==> flow/design.v <==
module axi_gpio
#(
    parameter C_ALL_INPUTS        = 0,             
    parameter C_ALL_OUTPUTS       = 0,             
    parameter C_GPIO_WIDTH        = 32,            
    parameter C_DOUT_DEFAULT      = 32'h00000000,  
    parameter C_TRI_DEFAULT       = 32'hFFFFFFFF,  
    parameter C_IS_DUAL           = 0,             
    parameter C_ALL_INPUTS_2      = 0,             
    parameter C_ALL_OUTPUTS_2     = 0,             
    parameter C_GPIO2_WIDTH       = 32,            
    parameter C_DOUT_DEFAULT_2    = 32'h00000000,  
    parameter C_TRI_DEFAULT_2     = 32'hFFFFFFFF,  
    parameter C_INTERRUPT_PRESENT = 0              
)
(
    input  logic        ACLK,                     
    input  logic        ARESETn,                  
    input  logic  [8:0] s_axi_AWADDR,             
    input  logic        s_axi_AWVALID,            
    output logic        s_axi_AWREADY,            
    input  logic [31:0] s_axi_WDATA,              
    input  logic  [3:0] s_axi_WSTRB,              
    input  logic        s_axi_WVALID,             
    output logic        s_axi_WREADY,             
    output logic  [1:0] s_axi_BRESP,              
    output logic        s_axi_BVALID,             
    input  logic        s_axi_BREADY,             
    input  logic  [8:0] s_axi_ARADDR,             
    input  logic        s_axi_ARVALID,            
    output logic        s_axi_ARREADY,            
    output logic [31:0] s_axi_RDATA,              
    output logic  [1:0] s_axi_RRESP,              
    output logic        s_axi_RVALID,             
    input  logic        s_axi_RREADY,             
    output logic ip2intc_irpt,                    
    input  logic  [C_GPIO_WIDTH-1:0] gpio_io_i,   
    output logic  [C_GPIO_WIDTH-1:0] gpio_io_o,   
    output logic  [C_GPIO_WIDTH-1:0] gpio_io_t,   
    input  logic [C_GPIO2_WIDTH-1:0] gpio2_io_i,  
    output logic [C_GPIO2_WIDTH-1:0] gpio2_io_o,  
    output logic [C_GPIO2_WIDTH-1:0] gpio2_io_t   
);
localparam REG_GPIO_IO       = 9'h000;  
localparam REG_GPIO_IO_T     = 9'h004;  
localparam REG_GPIO2_IO      = 9'h008;  
localparam REG_GPIO2_IO_T    = 9'h00C;  
localparam REG_GLOBAL_INT_EN = 9'h11C;  
localparam REG_IP_INT_EN     = 9'h120;  
localparam REG_IP_INT_STATUS = 9'h128;  
localparam GPIO_IO_HIGH_0  = (C_GPIO_WIDTH >  8) ?  7 : C_GPIO_WIDTH-1;
localparam GPIO_IO_HIGH_1  = (C_GPIO_WIDTH > 16) ? 15 : C_GPIO_WIDTH-1;
localparam GPIO_IO_HIGH_2  = (C_GPIO_WIDTH > 24) ? 23 : C_GPIO_WIDTH-1;
localparam GPIO_IO_HIGH_3  = (C_GPIO_WIDTH > 32) ? 31 : C_GPIO_WIDTH-1;
localparam GPIO2_IO_HIGH_0 = (C_GPIO2_WIDTH >  8) ?  7 : C_GPIO2_WIDTH-1;
localparam GPIO2_IO_HIGH_1 = (C_GPIO2_WIDTH > 16) ? 15 : C_GPIO2_WIDTH-1;
localparam GPIO2_IO_HIGH_2 = (C_GPIO2_WIDTH > 24) ? 23 : C_GPIO2_WIDTH-1;
localparam GPIO2_IO_HIGH_3 = (C_GPIO2_WIDTH > 32) ? 31 : C_GPIO2_WIDTH-1;
logic [8:0] awaddr;
logic [8:0] araddr;
logic [C_GPIO_WIDTH-1:0]  gpio_io_i_reg;
logic [C_GPIO2_WIDTH-1:0] gpio2_io_i_reg;
logic [C_GPIO_WIDTH-1:0]  gpio_io_i_reg2;
logic [C_GPIO2_WIDTH-1:0] gpio2_io_i_reg2;
logic global_int_en;
logic [1:0] ip_int_en;
logic [1:0] ip_int_status;
logic clk;
logic rst;  
logic write_strobe;
logic read_strobe;
logic wr_reg_gpio_io;
logic wr_reg_gpio_io_t;
logic wr_reg_gpio2_io;
logic wr_reg_gpio2_io_t;
logic wr_reg_global_int_en;
logic wr_reg_ip_int_en;
logic wr_reg_ip_int_status;
assign clk = ACLK;
always_ff @(posedge clk) begin
    rst <= ~ARESETn;
end
assign write_strobe = s_axi_AWVALID && s_axi_WVALID && !s_axi_BVALID;
assign awaddr = {s_axi_AWADDR[8:2], 2'b00};
assign wr_reg_gpio_io       = (awaddr == REG_GPIO_IO      );
assign wr_reg_gpio_io_t     = (awaddr == REG_GPIO_IO_T    );
assign wr_reg_gpio2_io      = (awaddr == REG_GPIO2_IO     );
assign wr_reg_gpio2_io_t    = (awaddr == REG_GPIO2_IO_T   );
assign wr_reg_global_int_en = (awaddr == REG_GLOBAL_INT_EN);
assign wr_reg_ip_int_en     = (awaddr == REG_IP_INT_EN    );
assign wr_reg_ip_int_status = (awaddr == REG_IP_INT_STATUS);
assign s_axi_BRESP = 2'b00;  
generate
if (!C_ALL_INPUTS) begin
    if (C_GPIO_WIDTH > 0) begin
        always_ff @(posedge clk) begin
            if (rst)
                gpio_io_o[GPIO_IO_HIGH_0:0] <= C_DOUT_DEFAULT[GPIO_IO_HIGH_0:0];
            else if (write_strobe && wr_reg_gpio_io && s_axi_WSTRB[0])
                gpio_io_o[GPIO_IO_HIGH_0:0] <= s_axi_WDATA[GPIO_IO_HIGH_0:0];
        end
    end
    if (C_GPIO_WIDTH > 8) begin
        always_ff @(posedge clk) begin
            if (rst)
                gpio_io_o[GPIO_IO_HIGH_1:8] <= C_DOUT_DEFAULT[GPIO_IO_HIGH_1:8];
            else if (write_strobe && wr_reg_gpio_io && s_axi_WSTRB[1])
                gpio_io_o[GPIO_IO_HIGH_1:8] <= s_axi_WDATA[GPIO_IO_HIGH_1:8];
        end
    end
    if (C_GPIO_WIDTH > 16) begin
        always_ff @(posedge clk) begin
            if (rst)
                gpio_io_o[GPIO_IO_HIGH_2:16] <= C_DOUT_DEFAULT[GPIO_IO_HIGH_2:16];
            else if (write_strobe && wr_reg_gpio_io && s_axi_WSTRB[2])
                gpio_io_o[GPIO_IO_HIGH_2:16] <= s_axi_WDATA[GPIO_IO_HIGH_2:16];
        end
    end
    if (C_GPIO_WIDTH > 24) begin
        always_ff @(posedge clk) begin
            if (rst)
                gpio_io_o[GPIO_IO_HIGH_3:24] <= C_DOUT_DEFAULT[GPIO_IO_HIGH_3:24];
            else if (write_strobe && wr_reg_gpio_io && s_axi_WSTRB[3])
                gpio_io_o[GPIO_IO_HIGH_3:24] <= s_axi_WDATA[GPIO_IO_HIGH_3:24];
        end
    end
end
else begin
    assign gpio_io_o = C_DOUT_DEFAULT;
end
if (!C_ALL_INPUTS && !C_ALL_OUTPUTS) begin
    if (C_GPIO_WIDTH > 0) begin
        always_ff @(posedge clk) begin
            if (rst)
                gpio_io_t[GPIO_IO_HIGH_0:0] <= C_DOUT_DEFAULT[GPIO_IO_HIGH_0:0];
            else if (write_strobe && wr_reg_gpio_io_t && s_axi_WSTRB[0])
                gpio_io_t[GPIO_IO_HIGH_0:0] <= s_axi_WDATA[GPIO_IO_HIGH_0:0];
        end
    end
    if (C_GPIO_WIDTH > 8) begin
        always_ff @(posedge clk) begin
            if (rst)
                gpio_io_t[GPIO_IO_HIGH_1:8] <= C_DOUT_DEFAULT[GPIO_IO_HIGH_1:8];
            else if (write_strobe && wr_reg_gpio_io_t && s_axi_WSTRB[1])
                gpio_io_t[GPIO_IO_HIGH_1:8] <= s_axi_WDATA[GPIO_IO_HIGH_1:8];
        end
    end
    if (C_GPIO_WIDTH > 16) begin
        always_ff @(posedge clk) begin
            if (rst)
                gpio_io_t[GPIO_IO_HIGH_2:16] <= C_DOUT_DEFAULT[GPIO_IO_HIGH_2:16];
            else if (write_strobe && wr_reg_gpio_io_t && s_axi_WSTRB[2])
                gpio_io_t[GPIO_IO_HIGH_2:16] <= s_axi_WDATA[GPIO_IO_HIGH_2:16];
        end
    end
    if (C_GPIO_WIDTH > 24) begin
        always_ff @(posedge clk) begin
            if (rst)
                gpio_io_t[GPIO_IO_HIGH_3:24] <= C_DOUT_DEFAULT[GPIO_IO_HIGH_3:24];
            else if (write_strobe && wr_reg_gpio_io_t && s_axi_WSTRB[3])
                gpio_io_t[GPIO_IO_HIGH_3:24] <= s_axi_WDATA[GPIO_IO_HIGH_3:24];
        end
    end
end
else begin
    assign gpio_io_t = C_TRI_DEFAULT;
end
if (C_IS_DUAL && !C_ALL_INPUTS_2) begin
    if (C_GPIO2_WIDTH > 0) begin
        always_ff @(posedge clk) begin
            if (rst)
                gpio2_io_o[GPIO2_IO_HIGH_0:0] <= C_DOUT_DEFAULT[GPIO2_IO_HIGH_0:0];
            else if (write_strobe && wr_reg_gpio2_io && s_axi_WSTRB[0])
                gpio2_io_o[GPIO2_IO_HIGH_0:0] <= s_axi_WDATA[GPIO2_IO_HIGH_0:0];
        end
    end
    if (C_GPIO2_WIDTH > 8) begin
        always_ff @(posedge clk) begin
            if (rst)
                gpio2_io_o[GPIO2_IO_HIGH_1:8] <= C_DOUT_DEFAULT[GPIO2_IO_HIGH_1:8];
            else if (write_strobe && wr_reg_gpio2_io && s_axi_WSTRB[1])
                gpio2_io_o[GPIO2_IO_HIGH_1:8] <= s_axi_WDATA[GPIO2_IO_HIGH_1:8];
        end
    end
    if (C_GPIO2_WIDTH > 16) begin
        always_ff @(posedge clk) begin
            if (rst)
                gpio2_io_o[GPIO2_IO_HIGH_2:16] <= C_DOUT_DEFAULT[GPIO2_IO_HIGH_2:16];
            else if (write_strobe && wr_reg_gpio2_io && s_axi_WSTRB[2])
                gpio2_io_o[GPIO2_IO_HIGH_2:16] <= s_axi_WDATA[GPIO2_IO_HIGH_2:16];
        end
    end
    if (C_GPIO2_WIDTH > 24) begin
        always_ff @(posedge clk) begin
            if (rst)
                gpio2_io_o[GPIO2_IO_HIGH_3:24] <= C_DOUT_DEFAULT[GPIO2_IO_HIGH_3:24];
            else if (write_strobe && wr_reg_gpio2_io && s_axi_WSTRB[3])
                gpio2_io_o[GPIO2_IO_HIGH_3:24] <= s_axi_WDATA[GPIO2_IO_HIGH_3:24];
        end
    end
end
else begin
    assign gpio2_io_o = C_DOUT_DEFAULT_2;
end
if (C_IS_DUAL && !C_ALL_INPUTS_2 && !C_ALL_OUTPUTS_2) begin
    if (C_GPIO2_WIDTH > 0) begin
        always_ff @(posedge clk) begin
            if (rst)
                gpio2_io_t[GPIO2_IO_HIGH_0:0] <= C_DOUT_DEFAULT[GPIO2_IO_HIGH_0:0];
            else if (write_strobe && wr_reg_gpio2_io_t && s_axi_WSTRB[0])
                gpio2_io_t[GPIO2_IO_HIGH_0:0] <= s_axi_WDATA[GPIO2_IO_HIGH_0:0];
        end
    end
    if (C_GPIO2_WIDTH > 8) begin
        always_ff @(posedge clk) begin
            if (rst)
                gpio2_io_t[GPIO2_IO_HIGH_1:8] <= C_DOUT_DEFAULT[GPIO2_IO_HIGH_1:8];
            else if (write_strobe && wr_reg_gpio2_io_t && s_axi_WSTRB[1])
                gpio2_io_t[GPIO2_IO_HIGH_1:8] <= s_axi_WDATA[GPIO2_IO_HIGH_1:8];
        end
    end
    if (C_GPIO2_WIDTH > 16) begin
        always_ff @(posedge clk) begin
            if (rst)
                gpio2_io_t[GPIO2_IO_HIGH_2:16] <= C_DOUT_DEFAULT[GPIO2_IO_HIGH_2:16];
            else if (write_strobe && wr_reg_gpio2_io_t && s_axi_WSTRB[2])
                gpio2_io_t[GPIO2_IO_HIGH_2:16] <= s_axi_WDATA[GPIO2_IO_HIGH_2:16];
        end
    end
    if (C_GPIO2_WIDTH > 24) begin
        always_ff @(posedge clk) begin
            if (rst)
                gpio2_io_t[GPIO2_IO_HIGH_3:24] <= C_DOUT_DEFAULT[GPIO2_IO_HIGH_3:24];
            else if (write_strobe && wr_reg_gpio2_io_t && s_axi_WSTRB[3])
                gpio2_io_t[GPIO2_IO_HIGH_3:24] <= s_axi_WDATA[GPIO2_IO_HIGH_3:24];
        end
    end
end
else begin
    assign gpio2_io_t = C_TRI_DEFAULT;
end
if (C_INTERRUPT_PRESENT) begin
    always_ff @(posedge clk) begin
        if (rst) begin
            global_int_en <= 1'b0;
            ip_int_en <= 2'b00;
        end
        else if (write_strobe) begin
            if (wr_reg_global_int_en && s_axi_WSTRB[3]) global_int_en <= s_axi_WDATA[31];
            if (wr_reg_ip_int_en && s_axi_WSTRB[0]) ip_int_en <= s_axi_WDATA[1:0];
        end
    end
end
else begin
    assign global_int_en = 1'b0;
    assign ip_int_en = 2'b00;
end
endgenerate
always_ff @(posedge clk) begin
    if (rst) begin
        s_axi_AWREADY <= 1'b0;
        s_axi_WREADY  <= 1'b0;
        s_axi_BVALID  <= 1'b0;
    end
    else begin
        s_axi_AWREADY <= write_strobe;
        s_axi_WREADY  <= write_strobe;
        if (write_strobe) begin
            s_axi_BVALID  <= 1'b1;
        end
        else if (s_axi_BVALID) begin
            s_axi_BVALID  <= ~s_axi_BREADY;
        end
    end
end
generate
if (!C_ALL_OUTPUTS) begin
    always_ff @(posedge clk) begin
        gpio_io_i_reg  <= gpio_io_i;
    end
end
else begin
    assign gpio_io_i_reg = '0;
end
if (C_IS_DUAL && !C_ALL_OUTPUTS_2) begin
    always_ff @(posedge clk) begin
        gpio2_io_i_reg <= gpio2_io_i;
    end
end
else begin
    assign gpio2_io_i_reg = '0;
end
endgenerate
generate
if (C_INTERRUPT_PRESENT) begin
    always_ff @(posedge clk) begin
        if (rst) begin
            gpio_io_i_reg2  <= '0;
            gpio2_io_i_reg2 <= '0;
            ip_int_status   <= '0;
            ip2intc_irpt    <= 1'b0;
        end
        else begin
            gpio_io_i_reg2  <= gpio_io_i_reg;
            if (gpio_io_i_reg != gpio_io_i_reg2) begin
                ip_int_status[0] <= 1'b1;
            end
            else if (write_strobe && wr_reg_ip_int_status && s_axi_WSTRB[0]) begin
                ip_int_status[0] <= s_axi_WDATA[0] ^ ip_int_status[0];
            end
            gpio2_io_i_reg2 <= gpio2_io_i_reg;
            if (gpio2_io_i_reg != gpio2_io_i_reg2) begin
                ip_int_status[1] <= 1'b1;
            end
            else if (write_strobe && wr_reg_ip_int_status && s_axi_WSTRB[0]) begin
                ip_int_status[1] <= s_axi_WDATA[1] ^ ip_int_status[1];
            end
            ip2intc_irpt <= |ip_int_status[1:0];
        end
    end
end
else begin
    assign ip2intc_irpt = 1'b0;
    assign ip_int_status = 2'b00;
    assign gpio_io_i_reg2 = '0;
    assign gpio2_io_i_reg2 = '0;
end
endgenerate
assign read_strobe = s_axi_ARVALID && !s_axi_RVALID;
assign s_axi_RRESP = 2'b00;  
assign araddr = {s_axi_ARADDR[8:2],2'b00};
always_ff @(posedge clk) begin
    if (rst) begin
        s_axi_ARREADY <= '0;
        s_axi_RDATA   <= '0;
        s_axi_RVALID  <= '0;
    end
    else begin
        s_axi_ARREADY <= read_strobe;
        if (read_strobe) begin
            s_axi_RDATA <= 32'd0;  
            unique case (araddr)
                REG_GPIO_IO       : s_axi_RDATA <= gpio_io_i_reg;           
                REG_GPIO_IO_T     : s_axi_RDATA <= gpio_io_t;               
                REG_GPIO2_IO      : s_axi_RDATA <= gpio2_io_i_reg;          
                REG_GPIO2_IO_T    : s_axi_RDATA <= gpio2_io_t;              
                REG_GLOBAL_INT_EN : s_axi_RDATA <= {global_int_en, 30'd0};  
                REG_IP_INT_EN     : s_axi_RDATA <= {30'd0, ip_int_en};      
                REG_IP_INT_STATUS : s_axi_RDATA <= {30'd0, ip_int_status};  
                default : s_axi_RDATA <= 32'd0;          
            endcase
        end
        if (read_strobe) begin
            s_axi_RVALID <= 1'b1;
        end
        else if (s_axi_RVALID) begin
            s_axi_RVALID <= ~s_axi_RREADY;
        end
    end
end
endmodule
module axi_gpio_expanded
#(
    parameter C_ALL_INPUTS        = 0,             
    parameter C_ALL_OUTPUTS       = 0,             
    parameter C_GPIO_WIDTH        = 32,            
    parameter C_DOUT_DEFAULT      = 32'h00000000,  
    parameter C_TRI_DEFAULT       = 32'hFFFFFFFF,  
    parameter C_IS_DUAL           = 1,             
    parameter C_ALL_INPUTS_2      = 0,             
    parameter C_ALL_OUTPUTS_2     = 0,             
    parameter C_GPIO2_WIDTH       = 32,            
    parameter C_DOUT_DEFAULT_2    = 32'h00000000,  
    parameter C_TRI_DEFAULT_2     = 32'hFFFFFFFF,  
    parameter C_INTERRUPT_PRESENT = 1              
)
(
    input logic ACLK,     
    input logic ARESETn,  
    input  logic              [8:2] AWADDR,    
    input  logic              [2:0] AWPROT,    
    input  logic                    AWVALID,   
    output logic                    AWREADY,   
    input  logic             [31:0] WDATA,   
    input  logic              [3:0] WSTRB,   
    input  logic                    WVALID,  
    output logic                    WREADY,  
    output logic              [1:0] BRESP,   
    output logic                    BVALID,  
    input  logic                    BREADY,  
    input  logic              [8:2] ARADDR,    
    input  logic              [2:0] ARPROT,    
    input  logic                    ARVALID,   
    output logic                    ARREADY,   
    output logic             [31:0] RDATA,   
    output logic              [1:0] RRESP,   
    output logic                    RVALID,  
    input  logic                    RREADY,  
    output logic ip2intc_irpt,                    
    input  logic  [C_GPIO_WIDTH-1:0] gpio_io_i,   
    output logic  [C_GPIO_WIDTH-1:0] gpio_io_o,   
    output logic  [C_GPIO_WIDTH-1:0] gpio_io_t,   
    input  logic [C_GPIO2_WIDTH-1:0] gpio2_io_i,  
    output logic [C_GPIO2_WIDTH-1:0] gpio2_io_o,  
    output logic [C_GPIO2_WIDTH-1:0] gpio2_io_t   
);
   axi_gpio #(.C_ALL_INPUTS(C_ALL_INPUTS),
              .C_ALL_OUTPUTS(C_ALL_OUTPUTS),
              .C_GPIO_WIDTH(C_GPIO_WIDTH),
              .C_DOUT_DEFAULT(C_DOUT_DEFAULT),
              .C_TRI_DEFAULT(C_TRI_DEFAULT),
              .C_IS_DUAL(C_IS_DUAL),
              .C_ALL_INPUTS_2(C_ALL_INPUTS_2),
              .C_ALL_OUTPUTS_2(C_ALL_OUTPUTS_2),
              .C_GPIO2_WIDTH(C_GPIO2_WIDTH),
              .C_DOUT_DEFAULT_2(C_DOUT_DEFAULT_2),
              .C_TRI_DEFAULT_2(C_TRI_DEFAULT_2),
              .C_INTERRUPT_PRESENT(C_INTERRUPT_PRESENT))
     gpio(.ACLK(ACLK), .ARESETn(ARESETn),
          .s_axi_AWADDR({AWADDR, 2'b00}), .s_axi_AWVALID(AWVALID), .s_axi_AWREADY(AWREADY),
          .s_axi_WDATA(WDATA), .s_axi_WSTRB(WSTRB), .s_axi_WVALID(WVALID), .s_axi_WREADY(WREADY),
          .s_axi_BRESP(BRESP), .s_axi_BVALID(BVALID), .s_axi_BREADY(BREADY),
          .s_axi_ARADDR({ARADDR, 2'b00}), .s_axi_ARVALID(ARVALID), .s_axi_ARREADY(ARREADY),
          .s_axi_RDATA(RDATA), .s_axi_RRESP(RRESP), .s_axi_RVALID(RVALID), .s_axi_RREADY(RREADY),
          .ip2intc_irpt(ip2intc_irpt),
          .gpio_io_i(gpio_io_i), .gpio_io_o(gpio_io_o), .gpio_io_t(gpio_io_t),
          .gpio2_io_i(gpio2_io_i), .gpio2_io_o(gpio2_io_o), .gpio2_io_t(gpio2_io_t));
endmodule
# --- Tool chain data of axi_gpio_expanded ---
# Tool output for the design above, in the order of the flow.
# Line numbers count from 1 in the design file above.
# Operators carry their Yosys type and port widths (W data, S select, Z words).
# Library cell names are shortened.
design:
  top_module: "axi_gpio_expanded"
  clock_port: "ACLK"
  library: "sky130hd"
  lib_corner: "tt_025C_1v80"

# --- Word level ---
# Yosys after proc, flatten, opt, wreduce and memory -nomap, before mapping. Memory bits, and registers merged into a memory's read port (data or address), are not among the register bits. Print and check cells are not counted. Equal cells are merged and count once.
word_totals:
  reg_bits: 299
  inputBits: 127
  out_inout_bits: 170
  wordCells: 95
op_classes:
  eq_ne: 14
  mux: 9
  bitwise: 5
  reduce_logical: 36
ops:
  columns: ["operator", "n"]
  rows:
  - ["$pmux W32 S7", 1]
  - ["$ne A32 B32 Y1", 2]
  - ["$eq A7 B7 Y1 const B", 6]
  - ["$eq A7 B2 Y1 const B", 4]
  - ["$logic_and A1 B1 Y1", 27]
  - ["$logic_not A9 Y1", 2]
  - ["$eq A7 B1 Y1 const B", 2]
  - ["$mux W1", 8]
  - ["$reduce_and A2 Y1", 2]
  - ["$reduce_bool A2 Y1", 2]
  - ["$not A1 Y1", 3]
  - ["$xor A1 B1 Y1", 2]
  - ["$logic_not A1 Y1", 2]
  - ["$reduce_or A2 Y1", 1]

# --- Logic depth ---
# Depth = most cells in a row (Yosys ltp): at word level without a register or memory, in the mapped netlist without a sequential cell, where the memories' decode and read muxes count.
logic_depth:
  ltp_word: 6
  ABC_AREA: 1
  mapped_depth: 10
  ltp_nobuf: 10

# --- Mapped cells and area ---
# Yosys stat after the flow's synthesis: flattened, memories mapped to cells. It holds for the ABC_AREA given above (unset counts as 0); a run with the other value may have another netlist.
# Totals and module areas in this step are rounded.
types:
  columns: ["cell", "n", "area_total_um2"]
  rows:
  - ["dfxtp_1", 299, 5.99E+03]
  - ["o21ai_0", 179, 895.859]
  - ["inv_1", 226, 848.314]
  - ["a21oi_1", 161, 805.773]
  - ["nand2_1", 142, 533.011]
  - ["nand3_1", 92, 460.442]
  - ["xnor2_1", 52, 455.437]
  - ["nor2_1", 107, 401.635]
  - ["nand3_4", 10, 175.168]
  - ["clkbuf_1", 35, 131.376]
  - ["o21ai_1", 25, 125.12]
  - ["buf_6", 10, 112.608]
  - ["buf_2", 18, 90.086]
  - ["buf_4", 8, 60.058]
  - ["a21oi_2", 5, 43.792]
  - ["o21ai_2", 5, 43.792]
  - ["nor2_4", 3, 33.782]
  - ["nand4_1", 4, 25.024]
# Not listed: further types 11, cells in them 18.
synth_totals:
  cells: 1399
  mapped_area_um2: 11400
  ffs: 299
  buffers: 72

# --- Worst setup path after synthesis ---
# Source: OpenSTA report_checks on the synthesized netlist (no wires, ideal clock, input and output delay 20% of the period each), path of least setup slack; recovery checks are left aside. Register names are those of the netlist, which keeps one name where synthesis merged equal registers.
synth_path:
  path_type: "input-to-reg"
  from: "in AWADDR[7]"
  to: "reg gpio.gpio_io_o[13]"
  clock_period_ps: 5000
  in_delay_ps: 1000
  t_first_pin_ps: 1000
  arrival_ps: 1994
  t_required_ps: 4885
  path_slack_ps: 2891
  path_delay_ps: 1109
  driving_pins: 7
  n_path_buf: 1
  synth_period_reached_ps: 2109
# "path_delay_ps" is the arrival time less input delay plus setup time.
# "driving_pins" counts driving pins, that of a launching flip-flop among them; a cell with two outputs on the path counts twice.
# "synth_period_reached_ps" = period - worst setup slack (recovery checks aside). The figure is calculated, with input and output delays left at 20% of the set period.
# The rows between start and end are the longest chain of elaborated cells between them; the timing report does not say that the signal goes this way. Where chains are equally long, one stands for them.
# Each line given opens the expression or statement behind the cell; cells for indexed reads and writes are added by Yosys, which also makes memories of some case tables.
synth_via:
  path_cell_list: "nor2_2 > nand2_2 > nor2_2 > nand3_4 > buf_6 > o21ai_2 > a21oi_2"
  elab_chain_cells: 3
synth_rtl:
  columns: ["element", "line", "rtl"]
  rows:
  - ["start: declaration", 380, "input  logic              [8:2] AWADDR,"]
  - ["$logic_not A9 Y1", 85, "assign wr_reg_gpio_io       = (awaddr == REG_GPIO_IO      );"]
  - ["$logic_and A1 B1 Y1 x2", 107, "else if (write_strobe && wr_reg_gpio_io && s_axi_WSTRB[1])"]
  - ["end: assignment", 106, "gpio_io_o[GPIO_IO_HIGH_1:8] <= C_DOUT_DEFAULT[GPIO_IO_HIGH_1:8];"]
  - ["end: assignment", 108, "gpio_io_o[GPIO_IO_HIGH_1:8] <= s_axi_WDATA[GPIO_IO_HIGH_1:8];"]
  - ["end: declaration", 38, "output logic  [C_GPIO_WIDTH-1:0] gpio_io_o,"]

# --- Path in the finished layout ---
# Path of least setup slack in the final report of entry A (OpenROAD, finished layout, wires in). Where an end is a register, its clock arrival counts in the times.
# The report prints the path's times to 10 ps; the period is as set.
layout_path:
  path_type: "input-to-reg"
  from: "in ARVALID"
  to: "reg gpio.s_axi_RDATA[21]"
  clock_period_ps: 3240
  in_delay_ps: 650
  t_first_pin_ps: 650
  arrival_ps: 2700
  t_required_ps: 3640
  path_slack_ps: 940
  driving_pins: 7
  n_path_buf: 2
# The rows between start and end are the longest chain of elaborated cells between them; the timing report does not say that the signal goes this way. Where chains are equally long, one stands for them.
# At most two assigning lines are given for a register; there are more.
layout_via:
  path_cell_list: "clkdlybuf4s50_1 > inv_1 > nor2_1 > clkinv_1 > clkbuf_1 > nand2_1 > a21oi_1"
  elab_chain_cells: 1
layout_rtl:
  columns: ["element", "line", "rtl"]
  rows:
  - ["start: declaration", 393, "input  logic                    ARVALID,"]
  - ["$logic_and A1 B1 Y1", 329, "assign read_strobe = s_axi_ARVALID && !s_axi_RVALID;"]
  - ["end: assignment", 343, "REG_GPIO_IO       : s_axi_RDATA <= gpio_io_i_reg;"]
  - ["end: assignment", 344, "REG_GPIO_IO_T     : s_axi_RDATA <= gpio_io_t;"]
  - ["end: declaration", 32, "output logic [31:0] s_axi_RDATA,"]

Design axi_gpio_expanded on sky130hd. What follows are 4 stored runs of the flow, each under its own settings; their order means nothing. The constraints put input and output delay at 20% of the set period each and load the outputs with 0.01 pF.
"timing.achieved_period_ps": clock period set for the run, less the worst setup slack. It is reckoned from that one timing run; input and output delays stay at 20% of the period that was set.
By "worst_setup_path_time_ps" is meant the share of the clock period that the worst setup path is allowed (20% is reserved at inputs, 20% at outputs), minus its slack. Clock arrival times at its registers enter into it.
"totalPower_mw" rests on the timing tool's default activity at the inputs, not on a simulated workload.
"worst_setup_path_time_ps" is known to 10 ps.
Results are given in rounded form.

--- entry A ---
==> flow/run.sh <==
#!/bin/bash
# the make line also repeats the synthesis and layout settings of config.mk as NAME=value (left out here)
make -C /OpenROAD-flow-scripts/flow DESIGN_CONFIG=/design/flow/config.mk WORK_HOME=/design/flow/orfs CLKGATE_MAP_FILE= finish
==> flow/config.mk <==
export PLATFORM = sky130hd
export DESIGN_NAME = axi_gpio_expanded
export DESIGN_NICKNAME = axi_gpio_expanded
export VERILOG_FILES = /design/flow/design.v
export SDC_FILE = /design/flow/constraint.sdc
export NUM_CORES = 4
export LEC_CHECK = 0
export ABC_AREA = 1
export CAP_MARGIN = 10
export CELL_PAD_IN_SITES_DETAIL_PLACEMENT = 0
export CELL_PAD_IN_SITES_GLOBAL_PLACEMENT = 0
export CORE_ASPECT_RATIO = 1.25
export CORE_MARGIN = 2
export CORE_UTILIZATION = 25
export CTS_CLUSTER_DIAMETER = 332
export GPL_ROUTABILITY_DRIVEN = 0
export GPL_TIMING_DRIVEN = 0
export HOLD_SLACK_MARGIN = 0.12
export MAX_ROUTING_LAYER = met4
export PLACE_DENSITY_LB_ADDON = 0.21
export SETUP_SLACK_MARGIN = 0.54
export SLEW_MARGIN = 0
export TNS_END_PERCENT = 15
==> flow/constraint.sdc <==
create_clock -name core_clock -period 3.24 [get_ports {ACLK}]
set_input_delay 0.6480 -clock core_clock [delete_from_list [all_inputs] [get_ports {ACLK}]]
set_output_delay 0.6480 -clock core_clock [all_outputs]
set_load 0.01 [all_outputs]

==> results, as YAML <==
results:
  timing.achieved_period_ps: 2298
  synthArea_um2: 11400
  design_die_area_um2: 47200
  final_cell_area_um2: 16100
  worst_setup_path_time_ps: 1650
  worst_path_kind: "input-to-reg"
  ws_setup_ps: 942
  hold_worst_slack_ps: 443
  finalUtil_frac: 0.359
  setupTns_ps: 0
  totalPower_mw: 8.45

--- entry B ---
==> flow/run.sh <==
#!/bin/bash
# the make line also repeats the synthesis and layout settings of config.mk as NAME=value (left out here)
make -C /OpenROAD-flow-scripts/flow DESIGN_CONFIG=/design/flow/config.mk WORK_HOME=/design/flow/orfs CLKGATE_MAP_FILE= finish
==> flow/config.mk <==
export PLATFORM = sky130hd
export DESIGN_NAME = axi_gpio_expanded
export DESIGN_NICKNAME = axi_gpio_expanded
export VERILOG_FILES = /design/flow/design.v
export SDC_FILE = /design/flow/constraint.sdc
export NUM_CORES = 4
export LEC_CHECK = 0
export ABC_AREA = 1
export CAP_MARGIN = 20
export CORE_MARGIN = 2
export CORE_UTILIZATION = 23
export CTS_CLUSTER_DIAMETER = 263
export CTS_CLUSTER_SIZE = 19
export GPL_ROUTABILITY_DRIVEN = 0
export HOLD_SLACK_MARGIN = 0.2
export MAX_ROUTING_LAYER = met4
export MIN_ROUTING_LAYER = met2
export PLACE_DENSITY_LB_ADDON = 0.17
export SETUP_SLACK_MARGIN = 0.8
export SLEW_MARGIN = 30
==> flow/constraint.sdc <==
create_clock -name core_clock -period 4.06 [get_ports {ACLK}]
set_input_delay 0.8120 -clock core_clock [delete_from_list [all_inputs] [get_ports {ACLK}]]
set_output_delay 0.8120 -clock core_clock [all_outputs]
set_load 0.01 [all_outputs]

==> results, as YAML <==
results:
  timing.achieved_period_ps: 2592
  synthArea_um2: 11400
  design_die_area_um2: 51200
  final_cell_area_um2: 15300
  worst_setup_path_time_ps: 1780
  worst_path_kind: "input-to-reg"
  ws_setup_ps: 1470
  hold_worst_slack_ps: 446
  finalUtil_frac: 0.313
  setupTns_ps: 0
  totalPower_mw: 5.42

--- entry C ---
==> flow/run.sh <==
#!/bin/bash
# the make line also repeats the synthesis and layout settings of config.mk as NAME=value (left out here)
make -C /OpenROAD-flow-scripts/flow DESIGN_CONFIG=/design/flow/config.mk WORK_HOME=/design/flow/orfs CLKGATE_MAP_FILE= finish
==> flow/config.mk <==
export PLATFORM = sky130hd
export DESIGN_NAME = axi_gpio_expanded
export DESIGN_NICKNAME = axi_gpio_expanded
export VERILOG_FILES = /design/flow/design.v
export SDC_FILE = /design/flow/constraint.sdc
export NUM_CORES = 4
export LEC_CHECK = 0
export ABC_AREA = 1
export CAP_MARGIN = 10
export CELL_PAD_IN_SITES_DETAIL_PLACEMENT = 0
export CELL_PAD_IN_SITES_GLOBAL_PLACEMENT = 0
export CORE_ASPECT_RATIO = 1.25
export CORE_MARGIN = 2
export CORE_UTILIZATION = 25
export GPL_ROUTABILITY_DRIVEN = 0
export GPL_TIMING_DRIVEN = 0
export MAX_ROUTING_LAYER = met5
export PLACE_DENSITY_LB_ADDON = 0.21
export SETUP_SLACK_MARGIN = 0.54
export SLEW_MARGIN = 0
export TNS_END_PERCENT = 15
==> flow/constraint.sdc <==
create_clock -name core_clock -period 3.24 [get_ports {ACLK}]
set_input_delay 0.6480 -clock core_clock [delete_from_list [all_inputs] [get_ports {ACLK}]]
set_output_delay 0.6480 -clock core_clock [all_outputs]
set_load 0.01 [all_outputs]

==> results, as YAML <==
results:
  timing.achieved_period_ps: 2280
  synthArea_um2: 11400
  design_die_area_um2: 47200
  final_cell_area_um2: 16100
  worst_setup_path_time_ps: 1630
  worst_path_kind: "input-to-reg"
  ws_setup_ps: 960
  hold_worst_slack_ps: 444
  finalUtil_frac: 0.359
  setupTns_ps: 0
  totalPower_mw: 8.45

--- entry D ---
==> flow/run.sh <==
#!/bin/bash
# the make line also repeats the synthesis and layout settings of config.mk as NAME=value (left out here)
make -C /OpenROAD-flow-scripts/flow DESIGN_CONFIG=/design/flow/config.mk WORK_HOME=/design/flow/orfs CLKGATE_MAP_FILE= finish
==> flow/config.mk <==
export PLATFORM = sky130hd
export DESIGN_NAME = axi_gpio_expanded
export DESIGN_NICKNAME = axi_gpio_expanded
export VERILOG_FILES = /design/flow/design.v
export SDC_FILE = /design/flow/constraint.sdc
export NUM_CORES = 4
export LEC_CHECK = 0
export ABC_AREA = 1
export CAP_MARGIN = 5
export CELL_PAD_IN_SITES_DETAIL_PLACEMENT = 0
export CELL_PAD_IN_SITES_GLOBAL_PLACEMENT = 0
export CORE_ASPECT_RATIO = 0.96
export CORE_MARGIN = 2
export CORE_UTILIZATION = 25
export GPL_ROUTABILITY_DRIVEN = 0
export GPL_TIMING_DRIVEN = 0
export MAX_ROUTING_LAYER = met4
export PLACE_DENSITY_LB_ADDON = 0.11
export SLEW_MARGIN = 20
export TNS_END_PERCENT = 15
==> flow/constraint.sdc <==
create_clock -name core_clock -period 3.24 [get_ports {ACLK}]
set_input_delay 0.6480 -clock core_clock [delete_from_list [all_inputs] [get_ports {ACLK}]]
set_output_delay 0.6480 -clock core_clock [all_outputs]
set_load 0.01 [all_outputs]

==> results, as YAML <==
results:
  timing.achieved_period_ps: 2482
  synthArea_um2: 11400
  design_die_area_um2: 47200
  final_cell_area_um2: 16000
  worst_setup_path_time_ps: 1830
  worst_path_kind: "input-to-reg"
  ws_setup_ps: 758
  hold_worst_slack_ps: 445
  finalUtil_frac: 0.357
  setupTns_ps: 0
  totalPower_mw: 8.21
